==> flow/design.v <==
`timescale 1ns / 1ps
module FD (output reg Q, input C, input D);
  always @(posedge C) Q <= D;
endmodule
module FDR (output reg Q, input C, input D, input R);
  always @(posedge C) Q <= R ? 1'b0 : D;
endmodule
module FDRE (output reg Q, input C, input CE, input D, input R);
  always @(posedge C)
    if (R) Q <= 1'b0;
    else if (CE) Q <= D;
endmodule
module FDS (output reg Q, input C, input D, input S);
  always @(posedge C) Q <= S ? 1'b1 : D;
endmodule
module LUT6 #(parameter [63:0] INIT = 64'h0)
  (output O, input I0, input I1, input I2, input I3, input I4, input I5);
  assign O = INIT[{I5, I4, I3, I2, I1, I0}];
endmodule
module LUT6_2 #(parameter [63:0] INIT = 64'h0)
  (output O6, output O5, input I0, input I1, input I2, input I3, input I4, input I5);
  assign O6 = INIT[{I5, I4, I3, I2, I1, I0}];
  assign O5 = INIT[{1'b0, I4, I3, I2, I1, I0}];
endmodule
module MUXCY (output O, input CI, input DI, input S);
  assign O = S ? CI : DI;
endmodule
module XORCY (output O, input CI, input LI);
  assign O = CI ^ LI;
endmodule
module RAM32M #(parameter [63:0] INIT_A = 64'h0, parameter [63:0] INIT_B = 64'h0,
                parameter [63:0] INIT_C = 64'h0, parameter [63:0] INIT_D = 64'h0)
  (output [1:0] DOA, output [1:0] DOB, output [1:0] DOC, output [1:0] DOD,
   input [4:0] ADDRA, input [4:0] ADDRB, input [4:0] ADDRC, input [4:0] ADDRD,
   input [1:0] DIA, input [1:0] DIB, input [1:0] DIC, input [1:0] DID,
   input WCLK, input WE);
  reg [1:0] ma [0:31];
  reg [1:0] mb [0:31];
  reg [1:0] mc [0:31];
  reg [1:0] md [0:31];
  always @(posedge WCLK)
    if (WE) begin
      ma[ADDRD] <= DIA;
      mb[ADDRD] <= DIB;
      mc[ADDRD] <= DIC;
      md[ADDRD] <= DID;
    end
  assign DOA = ma[ADDRA];
  assign DOB = mb[ADDRB];
  assign DOC = mc[ADDRC];
  assign DOD = md[ADDRD];
endmodule
module RAM64M #(parameter [63:0] INIT_A = 64'h0, parameter [63:0] INIT_B = 64'h0,
                parameter [63:0] INIT_C = 64'h0, parameter [63:0] INIT_D = 64'h0)
  (output DOA, output DOB, output DOC, output DOD,
   input [5:0] ADDRA, input [5:0] ADDRB, input [5:0] ADDRC, input [5:0] ADDRD,
   input DIA, input DIB, input DIC, input DID,
   input WCLK, input WE);
  reg ma [0:63];
  reg mb [0:63];
  reg mc [0:63];
  reg md [0:63];
  always @(posedge WCLK)
    if (WE) begin
      ma[ADDRD] <= DIA;
      mb[ADDRD] <= DIB;
      mc[ADDRD] <= DIC;
      md[ADDRD] <= DID;
    end
  assign DOA = ma[ADDRA];
  assign DOB = mb[ADDRB];
  assign DOC = mc[ADDRC];
  assign DOD = md[ADDRD];
endmodule
module RAM128X1S #(parameter [127:0] INIT = 128'h0)
  (output O, input A0, input A1, input A2, input A3, input A4, input A5, input A6,
   input D, input WCLK, input WE);
  reg m [0:127];
  wire [6:0] a = {A6, A5, A4, A3, A2, A1, A0};
  always @(posedge WCLK) if (WE) m[a] <= D;
  assign O = m[a];
endmodule
module RAM256X1S #(parameter [255:0] INIT = 256'h0)
  (output O, input [7:0] A, input D, input WCLK, input WE);
  reg m [0:255];
  always @(posedge WCLK) if (WE) m[A] <= D;
  assign O = m[A];
endmodule
`timescale 1ps/1ps
module kcpsm6 (address, instruction, bram_enable, in_port, out_port, port_id, write_strobe, k_write_strobe, read_strobe, interrupt, interrupt_ack, sleep, reset, clk) ;
parameter [7:0] 	hwbuild = 8'h00 ;
parameter [11:0] 	interrupt_vector = 12'h3FF ;
parameter integer scratch_pad_memory_size = 64 ;   
output [11:0]	address ;
input	 [17:0]    	instruction ;
output		bram_enable ;
input	 [7:0]	in_port ;
output [7:0]	out_port ;
output [7:0]	port_id ;
output		write_strobe ;
output		k_write_strobe ;
output		read_strobe ;
input			interrupt ;
output		interrupt_ack ;
input			sleep ;
input			reset ;
input			clk ;
wire	[2:1]		t_state_value ;
wire	[2:1]		t_state ;
wire 			run_value ;
wire              run ;
wire  		internal_reset_value ;
wire 			internal_reset ;
wire 			sync_sleep ;
wire 			int_enable_type ;
wire 			interrupt_enable_value ;
wire			interrupt_enable ;
wire			sync_interrupt ;
wire 			active_interrupt_value ;
wire 			active_interrupt ;
wire	[2:0]		arith_logical_sel ;
wire			arith_carry_in ;
wire			arith_carry_value ;
wire			arith_carry ;
wire 	[7:0]		half_arith_logical ;
wire 	[7:0]		logical_carry_mask ;
wire 	[7:0]		carry_arith_logical ;
wire 	[7:0]		arith_logical_value ;
wire 	[7:0]		arith_logical_result ;
wire 	[7:0]		shift_rotate_value ;
wire 	[7:0]		shift_rotate_result ;
wire			shift_in_bit ;
wire 	[7:0]		alu_result ;
wire 	[1:0]		alu_mux_sel_value ;
wire 	[1:0]		alu_mux_sel ;
wire			strobe_type ;
wire 			write_strobe_value ;
wire 			k_write_strobe_value ;
wire			read_strobe_value ;
wire			flag_enable_type ;
wire			flag_enable_value ;
wire			flag_enable ; 
wire			lower_parity ;
wire			lower_parity_sel ;
wire			carry_lower_parity ;
wire 			upper_parity ;
wire			parity ;
wire			shift_carry_value ;
wire			shift_carry ;
wire			carry_flag_value ;
wire			carry_flag ;
wire 			use_zero_flag_value ;
wire			use_zero_flag ;
wire 			drive_carry_in_zero ;
wire          	carry_in_zero ;
wire             	lower_zero ;
wire         	lower_zero_sel ;
wire       		carry_lower_zero ;
wire           	middle_zero ;
wire        	middle_zero_sel ;
wire      		carry_middle_zero ;
wire         	upper_zero_sel ;
wire        	zero_flag_value ;
wire              zero_flag ;
wire       		spm_enable_value ;
wire             	spm_enable ;
wire 	[7:0]		spm_ram_data ;
wire 	[7:0]		spm_data  ;
wire           	regbank_type ;
wire             	bank_value ;
wire              bank ;
wire          	loadstar_type ;
wire         	sx_addr4_value ;
wire   		register_enable_type ;
wire  		register_enable_value ;
wire        	register_enable ;
wire 	[4:0]		sx_addr ;
wire 	[4:0]		sy_addr ;
wire 	[7:0]		sx ;
wire 	[7:0]		sy ;
wire 	[7:0]		sy_or_kk ;
wire       		pc_move_is_valid ;
wire              move_type ;
wire           	returni_type ;
wire 	[2:0]		pc_mode ;
wire 	[11:0]	register_vector ;
wire 	[11:0]	half_pc ;
wire 	[10:0]	carry_pc ;
wire 	[11:0]	pc_value ;
wire 	[11:0]	pc ;
wire 	[11:0]	pc_vector ;
wire             	push_stack ;
wire              pop_stack ;
wire 	[11:0]	stack_memory ;
wire 	[11:0]	return_vector ;
wire       		stack_carry_flag ;
wire      		shadow_carry_flag ;
wire        	stack_zero_flag ;
wire      		shadow_zero_value ;
wire       		shadow_zero_flag ;
wire             	stack_bank ;
wire            	shadow_bank ;
wire              stack_bit ;
wire            	special_bit ;
wire 	[4:0]		half_pointer_value ;
wire 	[4:0]		feed_pointer_value ;
wire 	[4:0]		stack_pointer_carry ;
wire 	[4:0]		stack_pointer_value ;
wire 	[4:0]		stack_pointer ;
LUT6_2 #(
	.INIT	(64'hFFFFF55500000EEE))
reset_lut( 
	.I0 	(run),
	.I1 	(internal_reset),
	.I2 	(stack_pointer_carry[4]),
	.I3 	(t_state[2]),
	.I4 	(reset),
	.I5 	(1'b1),
	.O5 	(run_value),
	.O6 	(internal_reset_value));
FD run_flop (  
	.D 	(run_value),
	.Q 	(run),
	.C 	(clk));
FD internal_reset_flop(
	.D	(internal_reset_value),
	.Q	(internal_reset),
	.C	(clk));
FD sync_sleep_flop(
	.D 	(sleep),
	.Q 	(sync_sleep),
	.C 	(clk));
LUT6_2 #(
	.INIT    (64'h0083000B00C4004C))
t_state_lut( 
	.I0     (t_state[1]),
	.I1     (t_state[2]),
	.I2     (sync_sleep),
	.I3     (internal_reset),
	.I4     (special_bit),
	.I5     (1'b1),
	.O5     (t_state_value[1]),
	.O6     (t_state_value[2]));
FD t_state1_flop (  
	.D      (t_state_value[1]),
	.Q      (t_state[1]),
	.C      (clk));
FD t_state2_flop (  
	.D      (t_state_value[2]),
	.Q      (t_state[2]),
	.C      (clk));
LUT6_2 #(
	.INIT	(64'h0010000000000800))
int_enable_type_lut( 
	.I0     (instruction[13]),
	.I1     (instruction[14]),
	.I2     (instruction[15]),
	.I3     (instruction[16]),
	.I4     (instruction[17]),
	.I5     (1'b1),
	.O5     (loadstar_type),
	.O6     (int_enable_type)) ;
LUT6 #(
	.INIT    (64'h000000000000CAAA))
interrupt_enable_lut( 
	.I0     (interrupt_enable),
	.I1     (instruction[0]),
	.I2     (int_enable_type),
	.I3     (t_state[1]),
	.I4     (active_interrupt),
	.I5     (internal_reset),
	.O      (interrupt_enable_value));                     
FD interrupt_enable_flop (  
	.D      (interrupt_enable_value),
	.Q      (interrupt_enable),
	.C      (clk));
FD sync_interrupt_flop (  
	.D      (interrupt),
	.Q      (sync_interrupt),
	.C      (clk));
LUT6_2 # (
	.INIT    (64'hCC33FF0080808080))
active_interrupt_lut( 
	.I0     (interrupt_enable),
	.I1     (t_state[2]),
	.I2     (sync_interrupt),
	.I3     (bank),
	.I4     (loadstar_type),
	.I5     (1'b1),
	.O5     (active_interrupt_value), 
	.O6     (sx_addr4_value));
FD active_interrupt_flop (  
	.D      (active_interrupt_value),
	.Q      (active_interrupt),
	.C      (clk));
FD interrupt_ack_flop (  
	.D      (active_interrupt),
	.Q      (interrupt_ack),
	.C      (clk));
LUT6 #(
	.INIT    (64'h5A3CFFFF00000000))
pc_move_is_valid_lut( 
	.I0     (carry_flag),
	.I1     (zero_flag),
	.I2     (instruction[14]),
	.I3     (instruction[15]),
	.I4     (instruction[16]),
	.I5     (instruction[17]),
	.O      (pc_move_is_valid)) ;
LUT6_2 # (
	.INIT    (64'h7777027700000200))
move_type_lut( 
	.I0     (instruction[12]),
	.I1     (instruction[13]),
	.I2     (instruction[14]),
	.I3     (instruction[15]),
	.I4     (instruction[16]),
	.I5     (1'b1),
	.O5     (returni_type),
	.O6     (move_type)) ;
LUT6_2 # (
	.INIT    (64'h0000F000000023FF))
pc_mode1_lut( 
	.I0     (instruction[12]),
	.I1     (returni_type),
	.I2     (move_type),
	.I3     (pc_move_is_valid),
	.I4     (active_interrupt),
	.I5     (1'b1),
	.O5     (pc_mode[0]),
	.O6     (pc_mode[1])) ;
LUT6 # (
	.INIT    (64'hFFFFFFFF00040000))
pc_mode2_lut( 
	.I0     (instruction[12]),
	.I1     (instruction[14]),
	.I2     (instruction[15]),
	.I3     (instruction[16]),
	.I4     (instruction[17]),
	.I5     (active_interrupt),
	.O      (pc_mode[2])) ;
LUT6_2 # (
	.INIT    (64'hFFFF100000002000))
push_pop_lut( 
	.I0     (instruction[12]),
	.I1     (instruction[13]),
	.I2     (move_type),
	.I3     (pc_move_is_valid),
	.I4     (active_interrupt),
	.I5     (1'b1),
	.O5     (pop_stack),
	.O6     (push_stack)) ;
LUT6_2 #(
	.INIT    (64'h03CA000004200000))
alu_decode0_lut( 
	.I0     (instruction[13]),
	.I1     (instruction[14]),
	.I2     (instruction[15]),
	.I3     (instruction[16]),
	.I4     (1'b1),
	.I5     (1'b1),
	.O5     (alu_mux_sel_value[0]),
	.O6     (arith_logical_sel[0])) ;
FD alu_mux_sel0_flop(  
	.D      (alu_mux_sel_value[0]),
	.Q      (alu_mux_sel[0]),
	.C      (clk)) ;
LUT6_2 #(
	.INIT    (64'h7708000000000F00))
alu_decode1_lut( 
	.I0     (carry_flag),
	.I1     (instruction[13]),
	.I2     (instruction[14]),
	.I3     (instruction[15]),
	.I4     (instruction[16]),
	.I5     (1'b1),
	.O5     (alu_mux_sel_value[1]),
	.O6     (arith_carry_in)) ;                     
FD alu_mux_sel1_flop (  
	.D      (alu_mux_sel_value[1]),
	.Q      (alu_mux_sel[1]),
	.C      (clk)) ;
LUT6_2 # (
	.INIT    (64'hD000000002000000))
alu_decode2_lut( 
	.I0     (instruction[14]),
	.I1     (instruction[15]),
	.I2     (instruction[16]),
	.I3     (1'b1),
	.I4     (1'b1),
	.I5     (1'b1),
	.O5     (arith_logical_sel[1]),
	.O6     (arith_logical_sel[2])) ;
LUT6_2 # (
	.INIT    (64'h00013F3F0010F7CE))
register_enable_type_lut( 
	.I0     (instruction[13]),
	.I1     (instruction[14]),
	.I2     (instruction[15]),
	.I3     (instruction[16]),
	.I4     (instruction[17]),
	.I5     (1'b1),
	.O5     (flag_enable_type),
	.O6     (register_enable_type)) ;
LUT6_2 # (
	.INIT    (64'hC0CC0000A0AA0000))
register_enable_lut( 
	.I0     (flag_enable_type),
	.I1     (register_enable_type),
	.I2     (instruction[12]),
	.I3     (instruction[17]),
	.I4     (t_state[1]),
	.I5     (1'b1),
	.O5     (flag_enable_value),
	.O6     (register_enable_value)) ;
FDR flag_enable_flop (  
	.D      (flag_enable_value),
	.Q      (flag_enable),
	.R      (active_interrupt),
	.C      (clk)) ;
FDR register_enable_flop (  
	.D      (register_enable_value),
	.Q      (register_enable),
	.R      (active_interrupt),
	.C      (clk)) ;
LUT6_2 # (
	.INIT    (64'h8000000020000000))
spm_enable_lut( 
	.I0     (instruction[13]),
	.I1     (instruction[14]),
	.I2     (instruction[17]),
	.I3     (strobe_type),
	.I4     (t_state[1]),
	.I5     (1'b1),
	.O5     (k_write_strobe_value),
	.O6     (spm_enable_value)) ;
FDR k_write_strobe_flop (  
	.D      (k_write_strobe_value),
	.Q      (k_write_strobe),
	.R      (active_interrupt),
	.C      (clk)) ;
FDR spm_enable_flop (  
	.D      (spm_enable_value),
	.Q      (spm_enable),
	.R      (active_interrupt),
	.C      (clk)) ;
LUT6_2 # (
	.INIT    (64'h4000000001000000))
read_strobe_lut( 
	.I0     (instruction[13]),
	.I1     (instruction[14]),
	.I2     (instruction[17]),
	.I3     (strobe_type),
	.I4     (t_state[1]),
	.I5     (1'b1),
	.O5     (read_strobe_value),
	.O6     (write_strobe_value)) ;
FDR write_strobe_flop (  
	.D      (write_strobe_value),
	.Q      (write_strobe),
	.R      (active_interrupt),
	.C      (clk)) ;
FDR read_strobe_flop (  
	.D      (read_strobe_value),
	.Q      (read_strobe),
	.R      (active_interrupt),
	.C      (clk)) ;
LUT6 # (
	.INIT    (64'h0080020000000000))
regbank_type_lut( 
	.I0     (instruction[12]),
	.I1     (instruction[13]),
	.I2     (instruction[14]),
	.I3     (instruction[15]),
	.I4     (instruction[16]),
	.I5     (instruction[17]),
	.O      (regbank_type)) ;
LUT6 # (
	.INIT    (64'hACACFF00FF00FF00))
bank_lut( 
	.I0     (instruction[0]),
	.I1     (shadow_bank),
	.I2     (instruction[16]),
	.I3     (bank),
	.I4     (regbank_type),
	.I5     (t_state[1]),
	.O      (bank_value)) ;                     
FDR bank_flop (  
	.D      (bank_value),
	.Q      (bank),
	.R      (internal_reset),
	.C      (clk)) ;
FD sx_addr4_flop (  
	.D      (sx_addr4_value),
	.Q      (sx_addr[4]),
	.C      (clk)) ;
assign sx_addr[3:0] = instruction[11:8] ;
assign sy_addr = {bank, instruction[7:4]} ;
XORCY arith_carry_xorcy ( 
	.LI 	(1'b0),
	.CI 	(carry_arith_logical[7]),
	.O      (arith_carry_value)) ;
FD arith_carry_flop (  
	.D      (arith_carry_value),
	.Q      (arith_carry),
	.C      (clk)) ;
LUT6_2 # (
	.INIT    (64'h0000000087780000))
lower_parity_lut( 
	.I0     (instruction[13]),
	.I1     (carry_flag),
	.I2     (arith_logical_result[0]),
	.I3     (arith_logical_result[1]),
	.I4     (1'b1),
	.I5     (1'b1),
	.O5     (lower_parity),
	.O6     (lower_parity_sel)) ;  
MUXCY parity_muxcy ( 
	.DI	(lower_parity),
	.CI	(1'b0),                     
	.S	(lower_parity_sel),
	.O      (carry_lower_parity)) ;
LUT6 #(
	.INIT    (64'h6996966996696996))
upper_parity_lut( 
	.I0     (arith_logical_result[2]),
	.I1     (arith_logical_result[3]),
	.I2     (arith_logical_result[4]),
	.I3     (arith_logical_result[5]),
	.I4     (arith_logical_result[6]),
	.I5     (arith_logical_result[7]),
	.O      (upper_parity)) ;                     
XORCY parity_xorcy( 
	.LI	(upper_parity),
        .CI	(carry_lower_parity),
	.O      (parity)) ;
LUT6 #(
	.INIT    (64'hFFFFAACCF0F0F0F0))
shift_carry_lut( 
	.I0     (sx[0]),
	.I1     (sx[7]),
	.I2     (shadow_carry_flag),
	.I3     (instruction[3]),
	.I4     (instruction[7]),
	.I5     (instruction[16]),
	.O      (shift_carry_value)) ;                     
FD shift_carry_flop(  
	.D      (shift_carry_value),
	.Q      (shift_carry),
	.C      (clk)) ;
LUT6_2 #(
	.INIT    (64'h3333AACCF0AA0000))
carry_flag_lut( 
	.I0     (shift_carry),
	.I1     (arith_carry),
	.I2     (parity),
	.I3     (instruction[14]),
	.I4     (instruction[15]),
	.I5     (instruction[16]),
	.O5     (drive_carry_in_zero),
	.O6     (carry_flag_value)) ;  
FDRE carry_flag_flop(  
	.D      (carry_flag_value),
	.Q      (carry_flag),
       	.CE     (flag_enable),
	.R      (internal_reset),
	.C      (clk)) ;
MUXCY init_zero_muxcy( 
	.DI	(drive_carry_in_zero),
	.CI	(1'b0),
	.S	(carry_flag_value),
	.O      (carry_in_zero)) ;
LUT6_2 # (
	.INIT    (64'hA280000000F000F0))
use_zero_flag_lut( 
	.I0     (instruction[13]),
	.I1     (instruction[14]),
	.I2     (instruction[15]),
	.I3     (instruction[16]),
	.I4     (1'b1),
	.I5     (1'b1),
	.O5     (strobe_type),
	.O6     (use_zero_flag_value)) ;                     
FD use_zero_flag_flop(  
	.D      (use_zero_flag_value),
	.Q      (use_zero_flag),
	.C      (clk)) ;
LUT6_2 #(
	.INIT    (64'h0000000000000001))
lower_zero_lut( 
	.I0     (alu_result[0]),
	.I1     (alu_result[1]),
	.I2     (alu_result[2]),
	.I3     (alu_result[3]),
	.I4     (alu_result[4]),
	.I5     (1'b1),
	.O5     (lower_zero),
	.O6     (lower_zero_sel)) ;                     
MUXCY lower_zero_muxcy( 
	.DI	(lower_zero),
	.CI	(carry_in_zero),
	.S	(lower_zero_sel),
	.O      (carry_lower_zero)) ;
LUT6_2 # (
	.INIT    (64'h0000000D00000000))
middle_zero_lut( 
	.I0     (use_zero_flag),
	.I1     (zero_flag),
	.I2     (alu_result[5]),
	.I3     (alu_result[6]),
	.I4     (alu_result[7]),
	.I5     (1'b1),
	.O5     (middle_zero),
	.O6     (middle_zero_sel)) ;                     
MUXCY middle_zero_muxcy( 
	.DI	(middle_zero),
	.CI	(carry_lower_zero),                     
	.S 	(middle_zero_sel),
  	.O      (carry_middle_zero)) ;
LUT6 #(
	.INIT    (64'hFBFF000000000000))
upper_zero_lut( 
	.I0     (instruction[14]),
	.I1     (instruction[15]),
	.I2     (instruction[16]),
	.I3     (1'b1),
	.I4     (1'b1),
	.I5     (1'b1),
	.O      (upper_zero_sel)) ;                     
MUXCY upper_zero_muxcy( 
	.DI	(shadow_zero_flag),
	.CI	(carry_middle_zero),                    
	.S	(upper_zero_sel),
	.O      (zero_flag_value)) ;
FDRE zero_flag_flop(  
	.D      (zero_flag_value),
	.Q      (zero_flag),
	.CE     (flag_enable),
	.R      (internal_reset),
	.C      (clk)) ;
assign register_vector = {sx[3:0], sy} ;
genvar i ;
generate
for (i = 0 ; i <= 11 ; i = i+1)
begin : address_loop
parameter [7:0] id4 = 8'h30 + i/4 ;
parameter [7:0] id8 = 8'h30 + i/8 ;
parameter [7:0] ip4d8 = 8'h30 + (i+4)/8 ;	  
FD return_vector_flop(  
	.D      (stack_memory[i]),
	.Q      (return_vector[i]),
	.C      (clk));
if (i % 2 == 0) begin: output_data
LUT6_2 #(
	.INIT   (64'hFF00F0F0CCCCAAAA))
pc_vector_mux_lut( 
	.I0     (instruction[i]),
	.I1     (return_vector[i]),
	.I2     (instruction[i+1]),
	.I3     (return_vector[i+1]),
	.I4     (instruction[12]),
	.I5     (1'b1),
	.O5     (pc_vector[i]),
	.O6     (pc_vector[i+1]));
end  
FDRE pc_flop(  
	.D      (pc_value[i]),
	.Q      (pc[i]),
	.R      (internal_reset),
	.CE     (t_state[1]),
	.C      (clk));
if (i == 0) begin: lsb_pc
if (interrupt_vector[i] == 1'b0) begin: low_int_vector
LUT6 #(
	.INIT    (64'h00AA000033CC0F00))
pc_lut( 
	.I0     (register_vector[i]),
	.I1     (pc_vector[i]),
	.I2     (pc[i]),
	.I3     (pc_mode[0]),
	.I4     (pc_mode[1]),
	.I5     (pc_mode[2]), 
	.O      (half_pc[i]));
end  
if (interrupt_vector[i] == 1'b1) begin: high_int_vector
LUT6 #(
	.INIT    (64'h00AA00FF33CC0F00))
pc_lut( 
	.I0     (register_vector[i]),
	.I1     (pc_vector[i]),
	.I2     (pc[i]),
	.I3     (pc_mode[0]),
	.I4     (pc_mode[1]),
	.I5     (pc_mode[2]), 
	.O      (half_pc[i]));
end  
XORCY pc_xorcy( 
	.LI	(half_pc[i]),
	.CI	(1'b0),
	.O      (pc_value[i]));
MUXCY pc_muxcy( 
	.DI 	(pc_mode[0]),
	.CI 	(1'b0),
	.S	(half_pc[i]),
        .O      (carry_pc[i]));
end  
if (i > 0) begin : upper_pc
if (interrupt_vector[i] == 1'b0) begin: low_int_vector
LUT6 #(
	.INIT    (64'h00AA0000CCCCF000))
pc_lut( 
	.I0     (register_vector[i]),
	.I1     (pc_vector[i]),
	.I2     (pc[i]),
	.I3     (pc_mode[0]),
	.I4     (pc_mode[1]),
	.I5     (pc_mode[2]), 
	.O      (half_pc[i]));
end  
if (interrupt_vector[i] == 1'b1) begin: high_int_vector
LUT6 #(
	.INIT    (64'h00AA00FFCCCCF000))
pc_lut( 
	.I0     (register_vector[i]),
	.I1     (pc_vector[i]),
	.I2     (pc[i]),
	.I3     (pc_mode[0]),
	.I4     (pc_mode[1]),
	.I5     (pc_mode[2]), 
	.O      (half_pc[i]));
end  
XORCY pc_xorcy( 
	.LI	(half_pc[i]),
	.CI	(carry_pc[i-1]),
	.O      (pc_value[i]));
if (i < 11) begin: mid_pc
MUXCY pc_muxcy( 
	.DI 	(1'b0),
	.CI 	(carry_pc[i-1]),
	.S 	(half_pc[i]),
	.O     	(carry_pc[i]));
end  
end  
end  
endgenerate
FD shadow_carry_flag_flop(  
	.D      (stack_carry_flag),
	.Q      (shadow_carry_flag),
	.C      (clk)) ;
FD stack_zero_flop(  
	.D      (stack_zero_flag),
	.Q      (shadow_zero_value),
	.C      (clk)) ;
FD shadow_zero_flag_flop(  
	.D      (shadow_zero_value),
	.Q      (shadow_zero_flag),
	.C      (clk)) ;
FD shadow_bank_flop(  
	.D      (stack_bank),
	.Q      (shadow_bank),
	.C      (clk)) ;
FD stack_bit_flop(  
	.D      (stack_bit),
	.Q      (special_bit),
	.C      (clk)) ;
RAM32M #(
	.INIT_A	(64'h0000000000000000), 
	.INIT_B	(64'h0000000000000000), 
	.INIT_C (64'h0000000000000000), 
	.INIT_D (64'h0000000000000000)) 
stack_ram_low ( 
	.DOA	({stack_zero_flag, stack_carry_flag}), 
	.DOB	({stack_bit, stack_bank}),
	.DOC    (stack_memory[1:0]), 
	.DOD    (stack_memory[3:2]),
	.ADDRA	(stack_pointer[4:0]), 
	.ADDRB	(stack_pointer[4:0]), 
	.ADDRC  (stack_pointer[4:0]), 
	.ADDRD  (stack_pointer[4:0]),
	.DIA	({zero_flag, carry_flag}), 
	.DIB	({run, bank}),
	.DIC    (pc[1:0]),
	.DID    (pc[3:2]),
	.WE 	(t_state[1]), 
	.WCLK	(clk));
RAM32M #(
	.INIT_A	(64'h0000000000000000), 
	.INIT_B	(64'h0000000000000000), 
	.INIT_C	(64'h0000000000000000), 
	.INIT_D	(64'h0000000000000000)) 
stack_ram_high(    
	.DOA	(stack_memory[5:4]), 
	.DOB	(stack_memory[7:6]),
	.DOC   	(stack_memory[9:8]),
	.DOD   	(stack_memory[11:10]),
	.ADDRA 	(stack_pointer[4:0]), 
	.ADDRB 	(stack_pointer[4:0]), 
	.ADDRC  (stack_pointer[4:0]), 
	.ADDRD  (stack_pointer[4:0]),
	.DIA    (pc[5:4]),
	.DIB    (pc[7:6]),
	.DIC    (pc[9:8]),
	.DID    (pc[11:10]),
	.WE 	(t_state[1]),  
	.WCLK 	(clk));
generate
for (i = 0 ; i <= 4 ; i = i+1)
begin : stack_loop
parameter [7:0]	id4 = 8'h30 + i/4 ;
if (i == 0) begin: lsb_stack
FDR pointer_flop(  
	.D      (stack_pointer_value[i]),
	.Q      (stack_pointer[i]),
	.R      (internal_reset),
	.C      (clk)) ;
LUT6_2 #(
	.INIT    (64'h001529AAAAAAAAAA))
stack_pointer_lut( 
	.I0     (stack_pointer[i]),
	.I1     (pop_stack),
	.I2     (push_stack),
	.I3     (t_state[1]),
	.I4     (t_state[2]),
	.I5     (1'b1), 
	.O5     (feed_pointer_value[i]),
	.O6     (half_pointer_value[i]));
XORCY stack_xorcy( 
	.LI 	(half_pointer_value[i]),
	.CI 	(1'b0),
	.O      (stack_pointer_value[i]));
MUXCY stack_muxcy( 
	.DI	(feed_pointer_value[i]),
	.CI	(1'b0),
	.S 	(half_pointer_value[i]),
	.O      (stack_pointer_carry[i]));
end  
if (i > 0) begin: upper_stack
FDR pointer_flop(  
	.D      (stack_pointer_value[i]),
	.Q      (stack_pointer[i]),
	.R      (internal_reset),
	.C      (clk)) ;
LUT6_2 #(
	.INIT    (64'h002A252AAAAAAAAA))
stack_pointer_lut( 
	.I0     (stack_pointer[i]),
	.I1     (pop_stack),
	.I2     (push_stack),
	.I3     (t_state[1]),
	.I4     (t_state[2]),
	.I5     (1'b1), 
	.O5     (feed_pointer_value[i]),
	.O6     (half_pointer_value[i]));
XORCY stack_xorcy( 
	.LI 	(half_pointer_value[i]),
	.CI 	(stack_pointer_carry[i-1]),
	.O      (stack_pointer_value[i]));
MUXCY stack_muxcy( 
	.DI 	(feed_pointer_value[i]),
	.CI 	(stack_pointer_carry[i-1]),
	.S 	(half_pointer_value[i]),
	.O      (stack_pointer_carry[i]));
end  
end  
endgenerate
generate
for (i = 0 ; i <= 7 ; i = i+1)
begin : data_path_loop
parameter [7:0]	id1 = 8'h30 + i ;
parameter [7:0]	id2 = 8'h30 + i/2 ;
parameter [7:0]	id4 = 8'h30 + i/4 ;
if (i % 2 == 0) begin: output_data
LUT6_2 #(
	.INIT    (64'hFF00F0F0CCCCAAAA))
sy_kk_mux_lut( 
	.I0     (sy[i]),
	.I1     (instruction[i]),
	.I2     (sy[i+1]),
	.I3     (instruction[i+1]),
	.I4     (instruction[12]),
	.I5     (1'b1),
	.O5     (sy_or_kk[i]),
	.O6     (sy_or_kk[i+1]));
end  
if (i % 2 == 0) begin: second_operand
LUT6_2 #(
	.INIT    (64'hFF00F0F0CCCCAAAA))
out_port_lut( 
	.I0     (sx[i]),
	.I1     (instruction[i+4]),
	.I2     (sx[i+1]),
	.I3     (instruction[i+5]),
	.I4     (instruction[13]),
	.I5     (1'b1),
	.O5     (out_port[i]),
	.O6     (out_port[i+1]));
end  
LUT6_2 #(
	.INIT    (64'h69696E8ACCCC0000))
arith_logical_lut( 
	.I0     (sy_or_kk[i]),
	.I1     (sx[i]),
	.I2     (arith_logical_sel[0]),
	.I3     (arith_logical_sel[1]),
	.I4     (arith_logical_sel[2]),
	.I5     (1'b1),
	.O5     (logical_carry_mask[i]),
	.O6     (half_arith_logical[i]));
FD arith_logical_flop( 
	.D      (arith_logical_value[i]),
	.Q      (arith_logical_result[i]),
	.C      (clk)) ;
if (i == 0) begin: lsb_arith_logical
MUXCY arith_logical_muxcy( 
	.DI 	(logical_carry_mask[i]),
	.CI 	(arith_carry_in),
	.S 	(half_arith_logical[i]),
	.O      (carry_arith_logical[i]));
XORCY arith_logical_xorcy( 
	.LI 	(half_arith_logical[i]),
	.CI 	(arith_carry_in),
	.O      (arith_logical_value[i]));
end  
if (i > 0) begin: upper_arith_logical
MUXCY arith_logical_muxcy( 
	.DI 	(logical_carry_mask[i]),
	.CI 	(carry_arith_logical[i-1]),
	.S 	(half_arith_logical[i]),
	.O      (carry_arith_logical[i]));
XORCY arith_logical_xorcy( 
	.LI 	(half_arith_logical[i]),
	.CI 	(carry_arith_logical[i-1]),
	.O      (arith_logical_value[i]));
end  
if (hwbuild[i] == 1'b0) begin: low_hwbuild 
FDR shift_rotate_flop( 
	.D      (shift_rotate_value[i]),
	.Q      (shift_rotate_result[i]),
	.R      (instruction[7]),
	.C      (clk)) ;
end  
if (hwbuild[i] == 1'b1) begin: high_hwbuild 
FDS shift_rotate_flop( 
	.D      (shift_rotate_value[i]),
	.Q      (shift_rotate_result[i]),
	.S 	(instruction[7]),
	.C      (clk)) ;
end  
if (i == 0) begin: lsb_shift_rotate
LUT6 #(
	.INIT    (64'hBFBC8F8CB3B08380))
shift_bit_lut( 
	.I0     (instruction[0]),
	.I1     (instruction[1]),
	.I2     (instruction[2]),
	.I3     (carry_flag),
	.I4     (sx[0]),
	.I5     (sx[7]),
	.O      (shift_in_bit));
LUT6_2 #(
	.INIT    (64'hFF00F0F0CCCCAAAA))
shift_rotate_lut( 
	.I0     (shift_in_bit),
	.I1     (sx[i+1]),
	.I2     (sx[i]),
	.I3     (sx[i+2]),
	.I4     (instruction[3]),
	.I5     (1'b1),
	.O5     (shift_rotate_value[i]),
	.O6     (shift_rotate_value[i+1]));
end  
if (i == 2 || i == 4) begin: mid_shift_rotate
LUT6_2 #(
	.INIT    (64'hFF00F0F0CCCCAAAA))
shift_rotate_lut( 
	.I0     (sx[i-1]),
	.I1     (sx[i+1]),
	.I2     (sx[i]),
	.I3     (sx[i+2]),
	.I4     (instruction[3]),
	.I5     (1'b1),
	.O5     (shift_rotate_value[i]),
	.O6     (shift_rotate_value[i+1]));
end  
if (i == 6) begin: msb_shift_rotate
LUT6_2 #(
	.INIT    (64'hFF00F0F0CCCCAAAA))
shift_rotate_lut( 
	.I0     (sx[i-1]),
	.I1     (sx[i+1]),
	.I2     (sx[i]),
	.I3     (shift_in_bit),
	.I4     (instruction[3]),
	.I5     (1'b1),
	.O5     (shift_rotate_value[i]),
	.O6     (shift_rotate_value[i+1]));
end  
LUT6 #(
	.INIT    (64'hFF00F0F0CCCCAAAA))
alu_mux_lut( 
	.I0     (arith_logical_result[i]),
	.I1     (shift_rotate_result[i]),
	.I2     (in_port[i]),
	.I3     (spm_data[i]),
	.I4     (alu_mux_sel[0]),
	.I5     (alu_mux_sel[1]),
	.O      (alu_result[i]));
if (scratch_pad_memory_size == 64) begin : small_spm
FD spm_flop( 
	.D      (spm_ram_data[i]),
	.Q      (spm_data[i]),
	.C      (clk)) ;
if (i == 0 || i == 4) begin: small_spm_ram
RAM64M #( 
	.INIT_A	(64'h0000000000000000),
	.INIT_B	(64'h0000000000000000),
	.INIT_C	(64'h0000000000000000),
	.INIT_D	(64'h0000000000000000)) 
spm_ram(   
	.DOA 	(spm_ram_data[i]),
	.DOB 	(spm_ram_data[i+1]),
	.DOC    (spm_ram_data[i+2]),
	.DOD    (spm_ram_data[i+3]),
	.ADDRA 	(sy_or_kk[5:0]),
	.ADDRB 	(sy_or_kk[5:0]),
	.ADDRC  (sy_or_kk[5:0]),
	.ADDRD  (sy_or_kk[5:0]),
	.DIA 	(sx[i]),
	.DIB 	(sx[i+1]),
	.DIC    (sx[i+2]),
	.DID    (sx[i+3]),
	.WE 	(spm_enable),
	.WCLK 	(clk));
end  
end  
if (scratch_pad_memory_size == 128) begin : medium_spm
RAM128X1S  #(
	.INIT	(128'h00000000000000000000000000000000))
spm_ram(       
	.D      (sx[i]),
	.WE 	(spm_enable),
	.WCLK 	(clk),
	.A0 	(sy_or_kk[0]),
	.A1 	(sy_or_kk[1]),
	.A2 	(sy_or_kk[2]),
	.A3 	(sy_or_kk[3]),
	.A4 	(sy_or_kk[4]),
	.A5 	(sy_or_kk[5]),
	.A6 	(sy_or_kk[6]),
	.O      (spm_ram_data[i]));
FD spm_flop( 
	.D      (spm_ram_data[i]),
	.Q      (spm_data[i]),
	.C      (clk)) ;
end  
if (scratch_pad_memory_size == 256) begin : large_spm
RAM256X1S #(
	.INIT	(256'h0000000000000000000000000000000000000000000000000000000000000000))
spm_ram (       
	.D      (sx[i]),
	.WE 	(spm_enable),
	.WCLK 	(clk),
	.A 	(sy_or_kk),
	.O      (spm_ram_data[i]));
FD spm_flop( 
	.D      (spm_ram_data[i]),
	.Q      (spm_data[i]),
	.C      (clk)) ;
end  
end  
endgenerate
RAM32M #(
	.INIT_A	(64'h0000000000000000), 
	.INIT_B	(64'h0000000000000000), 
	.INIT_C (64'h0000000000000000), 
	.INIT_D (64'h0000000000000000)) 
lower_reg_banks(    
	.DOA 	(sy[1:0]), 
	.DOB 	(sx[1:0]),
	.DOC    (sy[3:2]),
	.DOD    (sx[3:2]),
	.ADDRA 	(sy_addr), 
	.ADDRB 	(sx_addr), 
	.ADDRC  (sy_addr), 
	.ADDRD  (sx_addr), 
	.DIA 	(alu_result[1:0]),
	.DIB 	(alu_result[1:0]),
	.DIC    (alu_result[3:2]),
	.DID    (alu_result[3:2]),
	.WE 	(register_enable), 
	.WCLK	(clk));
RAM32M #(
	.INIT_A	(64'h0000000000000000), 
	.INIT_B	(64'h0000000000000000), 
	.INIT_C (64'h0000000000000000),  
	.INIT_D (64'h0000000000000000)) 
upper_reg_banks(    
	.DOA 	(sy[5:4]), 
	.DOB 	(sx[5:4]),
	.DOC    (sy[7:6]),
	.DOD    (sx[7:6]),
	.ADDRA 	(sy_addr),
	.ADDRB 	(sx_addr),
	.ADDRC  (sy_addr), 
	.ADDRD  (sx_addr), 
	.DIA 	(alu_result[5:4]),
	.DIB 	(alu_result[5:4]),
	.DIC    (alu_result[7:6]),
	.DID    (alu_result[7:6]),
	.WE 	(register_enable), 
	.WCLK	(clk));
assign address = pc;
assign bram_enable = t_state[2];
assign port_id = sy_or_kk;
endmodule
Tool chain data of kcpsm6 --
What the tools print for kcpsm6, step after step. Line numbers count from 1 in the design file above. Library cell names are shortened. Not given: --
Inputs: top module kcpsm6, clock port clk, cell library sky130hd, corner tt_025C_1v80

Elaborated design --
Counts by Yosys on the flattened word-level netlist (proc, flatten, opt, wreduce; memories kept). Register bits leave out memories and registers merged into their read ports (data or address); mux counts leave out enables and synchronous resets folded into registers. Print and check cells are left out. Cells with the same type and inputs are merged into one. Memory sizes are those after Yosys's memory passes, which may raise the word count (mostly to a power of two), join words into wider ones and drop unused or constant bits.
Word-level totals: bits in registers 58, memory bits (writable) 1536, clocked read ports x word width 24, memories kept 24, input bits 30, output and inout port bits 33, elaborated cells 290
Memory list:
- data_path_loop[0].small_spm.small_spm_ram.spm_ram.ma | depth 64, bits a word 1, read ports 1, wr ports 1, line 59 | reg ma [0:63];
- data_path_loop[0].small_spm.small_spm_ram.spm_ram.mb | depth 64, bits a word 1, read ports 1, wr ports 1, line 60 | reg mb [0:63];
- data_path_loop[0].small_spm.small_spm_ram.spm_ram.mc | depth 64, bits a word 1, read ports 1, wr ports 1, line 61 | reg mc [0:63];
- data_path_loop[0].small_spm.small_spm_ram.spm_ram.md | depth 64, bits a word 1, read ports 1, wr ports 1, line 62 | reg md [0:63];
- data_path_loop[4].small_spm.small_spm_ram.spm_ram.ma | depth 64, bits a word 1, read ports 1, wr ports 1, line 59
- data_path_loop[4].small_spm.small_spm_ram.spm_ram.mb | depth 64, bits a word 1, read ports 1, wr ports 1, line 60
Further memories, not shown: 18.
Cells by class: shift operators 129, muxes and demuxes 55, bitwise logic cells 24
Operator list (number):
- indexed select 64 x 6 -> 1 bit (first input constant) | 79
- indexed select 64 x 5 -> 1 bit (first input constant) | 50
- 2-to-1 mux 1 bit | 40
- bitwise XOR 1 bit | 24
- 2-to-1 mux 2 bit | 12
- 2-to-1 mux 5 bit | 2
- 2-to-1 mux 6 bit | 1

Longest topological paths --
Yosys ltp: most cells in a row. Word level: on the elaborated netlist, between registers, memories and ports. Mapped: between sequential cells and ports; inverters and the memories' decode and read muxes count.
Depth: depth in word-level cells 15, ABC_AREA 0, gate-level depth with buffers 23, mapped depth without buffers 20

Netlist --
The flow's flattened synthesis, as Yosys stat reports it; memories are mapped. The netlist is that of the ABC_AREA named above (0 if unset); the other value can give another one. The area totals of this step are shown rounded.
Synthesis totals: mapped cells 3206, chip area (Yosys) 55940 um2, area of sequential cells 40080 um2, mapped flip-flops 1362, buffer cells 238
Cells by type:
- edfxtp_1 | number 1280, area in all 3.84E+04 um2
- mux4_2 | number 249, area in all 5.61E+03 um2
- a22oi_1 | number 228, area in all 1.71E+03 um2
- dfxtp_1 | number 82, area in all 1.64E+03 um2
- mux2i_1 | number 153, area in all 1.53E+03 um2
- nor2_1 | number 233, area in all 874.589 um2
- nand2_1 | number 123, area in all 461.693 um2
- clkbuf_1 | number 106, area in all 397.882 um2
- ha_1 | number 30, area in all 375.36 um2
- a21oi_1 | number 70, area in all 350.336 um2
- nand4_1 | number 56, area in all 350.336 um2
- buf_4 | number 39, area in all 292.781 um2
- mux2_2 | number 23, area in all 258.998 um2
- buf_2 | number 47, area in all 235.226 um2
- buf_6 | number 19, area in all 213.955 um2
- o21ai_0 | number 42, area in all 210.202 um2
- nand3_1 | number 38, area in all 190.182 um2
- o22ai_1 | number 26, area in all 162.656 um2
Other cell types: 61; their cells: 362. By module: a second synthesis without flattening, with its own total; a netlist apart from the flattened one above.
Second synthesis, totals: cell total of the unflattened synthesis 3887, area (unflattened synthesis) 67460 um2
Rows give one instance, submodules left out.
Modules:
- RAM32M | times used 4, cells 561, area 10210 um2, sequential area 7687 um2
- RAM64M | times used 2, cells 525, area 10220 um2, sequential area 7687 um2
- FD | times used 48, cells 1, area 20.0 um2, sequential area 20.0 um2
- LUT6_2 | times used 8, cells 13, area 97.6 um2, sequential area 0.0 um2
- FDR | times used 20, cells 2, area 33.8 um2, sequential area 20.0 um2
- LUT6_2 | times used 18, cells 2, area 33.8 um2, sequential area 0.0 um2
- FDRE | times used 14, cells 3, area 33.8 um2, sequential area 20.0 um2
- MUXCY | times used 29, cells 1, area 15.0 um2, sequential area 0.0 um2
- LUT6 | times used 9, cells 5, area 33.8 um2, sequential area 0.0 um2
- XORCY | times used 27, cells 1, area 8.8 um2, sequential area 0.0 um2
- LUT6_2 | times used 4, cells 8, area 48.8 um2, sequential area 0.0 um2
- LUT6 | times used 8, cells 1, area 22.5 um2, sequential area 0.0 um2
- LUT6_2 | times used 1, cells 17, area 117.6 um2, sequential area 0.0 um2
- LUT6_2 | times used 1, cells 17, area 96.3 um2, sequential area 0.0 um2
Modules not listed: 30.

Timing after synthesis --
Source: OpenSTA report_checks on the synthesized netlist (no wires, ideal clock, input and output delay 20% of the period each), path of least setup slack; recovery checks are left aside. Register names are those of the netlist, which keeps one name where synthesis merged equal registers.
Path after synthesis: path kind input to output, start input port instruction[9], end output port out_port[0], clock period 9.0 ns, external input delay 1.800 ns, output delay 1.800 ns, launch time at the first pin 1.800 ns, arrival 7.357 ns, required time 7.200 ns, path slack -0.157 ns, path delay 5.557 ns, stages 8, path buffers 3, synthesis period reached 9.157 ns
"path delay" is the arrival time less input delay plus setup time. At an output port there is no setup time. "stages": output pins that drive a net of the path, with the launching flip-flop's if there is one; two outputs of one cell count as two. "synthesis period reached" is the clock period less the worst setup slack; recovery checks do not enter. This is arithmetic on one report: input and output delays are still those of the set period (20% each). The rows between start and end are the longest chain of elaborated cells between them; the timing report does not say that the signal goes this way. Where chains are equally long, one stands for them. Each line given opens the expression or statement behind the cell; cells for indexed reads and writes are added by Yosys, which also makes memories of some case tables. A memory read counts as a cell of the chain, while the word-level depth stops at memories.
Between the ends, after synthesis: cell sequence clkbuf_1 -> clkbuf_1 -> mux4_2 -> o22ai_1 -> nor4_1 -> inv_1 -> o21ai_0 -> buf_4, length of the longest elaborated chain 2, elaborated cells between the ends (all ways) 2, RTL lines with such cells 2, classes of those cells shift: 1; memory: 1
Ends and longest elaborated chain, after synthesis:
- start, declared | line 95 | input [17:0] instruction ;
- memory read (32 x 2 bit) | line 38 | reg [1:0] mb [0:31];
- indexed select 64 x 5 -> 1 bit | line 23 | assign O5 = INIT[{1'b0, I4, I3, I2, I1, I0}];
- end, declared | line 98 | output [7:0] out_port ;
Some nets on the timed path still bear RTL names; the line given drives or declares the net.
Nets with RTL names, path after synthesis:
- address_loop[8].upper_pc.high_int_vector.pc_lut.I0 | line 49 | assign DOB = mb[ADDRB];
- data_path_loop[0].second_operand.out_port_lut.O5 | line 23

Timing after layout --
From the final timing report of record 1: the path of least setup slack in the routed layout; clock arrival at registers is part of the times.
Path post-layout: path kind input to register, start input port instruction[6], end register (name not given), clock period 4.6 ns, external input delay 0.92 ns, library setup time 0.15 ns, launch time at the first pin 0.92 ns, arrival 5.29 ns, required time 5.30 ns, path slack 0.01 ns, stages 17, path buffers 8
The rows between start and end are the longest chain of elaborated cells between them; the timing report does not say that the signal goes this way. Where chains are equally long, one stands for them. A memory read counts as a cell of the chain, while the word-level depth stops at memories.
Between the ends, post-layout: cell sequence buf_8 -> and2_4 -> buf_8 -> buf_12 -> a22oi_2 -> a21oi_2 -> nor4_4 -> buf_6 -> mux2_4 -> buf_12 -> clkbuf_2 -> buf_8 -> clkbuf_2 -> a311oi_1 -> o31ai_2 -> nand4_1 -> or4b_1, length of the longest elaborated chain 2, elaborated cells between the ends (all ways) 9, RTL lines with such cells 4, classes of those cells shift: 6; memory: 3
Ends and longest elaborated chain, post-layout:
- start, declared | line 95 | input [17:0] instruction ;
- memory read (32 x 2 bit) | line 37 | reg [1:0] ma [0:31];
- indexed select 64 x 5 -> 1 bit | line 23 | assign O5 = INIT[{1'b0, I4, I3, I2, I1, I0}];

Measured results for kcpsm6: 3 stored runs of the Yosys and OpenROAD flow on sky130hd. The settings differ; the order carries no meaning. The constraints put input and output delay at 20% of the set period each and load the outputs with 0.01 pF.
"clock period reached": clock period set for the run, less the worst setup slack. It is reckoned from that one timing run; input and output delays stay at 20% of the period that was set.
"worst path time": the worst setup path's part of the clock period (all of it between registers, 20% less for each end at a port) less its slack. A launch clock that arrives late makes it longer, a capture clock that arrives late makes it shorter.
By "total power of the final layout" is meant OpenSTA's value without simulated activity: inputs other than the clock are taken to toggle once in ten clock periods, and the tool carries that through the logic.
Values from the reports are rounded here.

[record 1] flow files
==> flow/run.sh <==
#!/bin/bash
# the make line also repeats the synthesis and layout settings of config.mk as NAME=value (left out here)
make -C /OpenROAD-flow-scripts/flow DESIGN_CONFIG=/design/flow/config.mk WORK_HOME=/design/flow/orfs CLKGATE_MAP_FILE= finish
==> flow/config.mk <==
export PLATFORM = sky130hd
export DESIGN_NAME = kcpsm6
export DESIGN_NICKNAME = kcpsm6
export VERILOG_FILES = /design/flow/design.v
export SDC_FILE = /design/flow/constraint.sdc
export NUM_CORES = 4
export LEC_CHECK = 0
export ABC_AREA = 0
export CAP_MARGIN = 30
export CELL_PAD_IN_SITES_DETAIL_PLACEMENT = 1
export CELL_PAD_IN_SITES_GLOBAL_PLACEMENT = 2
export CORE_MARGIN = 10
export CORE_UTILIZATION = 15
export GPL_TIMING_DRIVEN = 0
export MAX_ROUTING_LAYER = met4
export PLACE_DENSITY_LB_ADDON = 0.12
export SLEW_MARGIN = 25
==> flow/constraint.sdc <==
create_clock -name core_clock -period 4.6 [get_ports {clk}]
set_input_delay 0.9200 -clock core_clock [delete_from_list [all_inputs] [get_ports {clk}]]
set_output_delay 0.9200 -clock core_clock [all_outputs]
set_load 0.01 [all_outputs]

[record 1] result: total die area 397800 um2; area of the standard cells in the finished layout 74780 um2; Yosys chip area after synthesis 55940 um2; worst path time 3.67 ns; worst setup path kind input to register; final design utilization 0.201; clock period reached 4.590 ns; worst setup slack after layout 0.010 ns; worst hold slack 0.392 ns; total power of the final layout 0.03101 W; setup total negative slack 0.000 ns

[record 2] flow files
==> flow/run.sh <==
#!/bin/bash
# the make line also repeats the synthesis and layout settings of config.mk as NAME=value (left out here)
make -C /OpenROAD-flow-scripts/flow DESIGN_CONFIG=/design/flow/config.mk WORK_HOME=/design/flow/orfs CLKGATE_MAP_FILE= finish
==> flow/config.mk <==
export PLATFORM = sky130hd
export DESIGN_NAME = kcpsm6
export DESIGN_NICKNAME = kcpsm6
export VERILOG_FILES = /design/flow/design.v
export SDC_FILE = /design/flow/constraint.sdc
export NUM_CORES = 4
export LEC_CHECK = 0
export CAP_MARGIN = 20
export CORE_MARGIN = 2
export CORE_UTILIZATION = 40
export PLACE_DENSITY = 0.6
export SLEW_MARGIN = 20
==> flow/constraint.sdc <==
create_clock -name core_clock -period 7.84 [get_ports {clk}]
set_input_delay 1.5680 -clock core_clock [delete_from_list [all_inputs] [get_ports {clk}]]
set_output_delay 1.5680 -clock core_clock [all_outputs]
set_load 0.01 [all_outputs]

[record 2] result: total die area 142900 um2; area of the standard cells in the finished layout 63650 um2; Yosys chip area after synthesis 55940 um2; worst path time 3.65 ns; worst setup path kind input to output; final design utilization 0.457; clock period reached 6.786 ns; worst setup slack after layout 1.054 ns; worst hold slack 0.344 ns; total power of the final layout 0.0161 W; setup total negative slack 0.000 ns

[record 3] flow files
==> flow/run.sh <==
#!/bin/bash
# the make line also repeats the synthesis and layout settings of config.mk as NAME=value (left out here)
make -C /OpenROAD-flow-scripts/flow DESIGN_CONFIG=/design/flow/config.mk WORK_HOME=/design/flow/orfs CLKGATE_MAP_FILE= finish
==> flow/config.mk <==
export PLATFORM = sky130hd
export DESIGN_NAME = kcpsm6
export DESIGN_NICKNAME = kcpsm6
export VERILOG_FILES = /design/flow/design.v
export SDC_FILE = /design/flow/constraint.sdc
export NUM_CORES = 4
export LEC_CHECK = 0
export ABC_AREA = 0
export CAP_MARGIN = 10
export CELL_PAD_IN_SITES_DETAIL_PLACEMENT = 1
export CELL_PAD_IN_SITES_GLOBAL_PLACEMENT = 0
export CORE_MARGIN = 3
export CORE_UTILIZATION = 15
export CTS_CLUSTER_DIAMETER = 344
export GPL_TIMING_DRIVEN = 1
export MAX_ROUTING_LAYER = met4
export PLACE_DENSITY_LB_ADDON = 0.12
export SETUP_SLACK_MARGIN = 0.89
export SLEW_MARGIN = 15
export TNS_END_PERCENT = 5
==> flow/constraint.sdc <==
create_clock -name core_clock -period 11.5 [get_ports {clk}]
set_input_delay 2.3000 -clock core_clock [delete_from_list [all_inputs] [get_ports {clk}]]
set_output_delay 2.3000 -clock core_clock [all_outputs]
set_load 0.01 [all_outputs]

[record 3] result: total die area 380300 um2; area of the standard cells in the finished layout 68430 um2; Yosys chip area after synthesis 55940 um2; worst path time 3.93 ns; worst setup path kind input to output; final design utilization 0.185; clock period reached 8.528 ns; worst setup slack after layout 2.972 ns; worst hold slack 0.370 ns; total power of the final layout 0.01191 W; setup total negative slack 0.000 ns
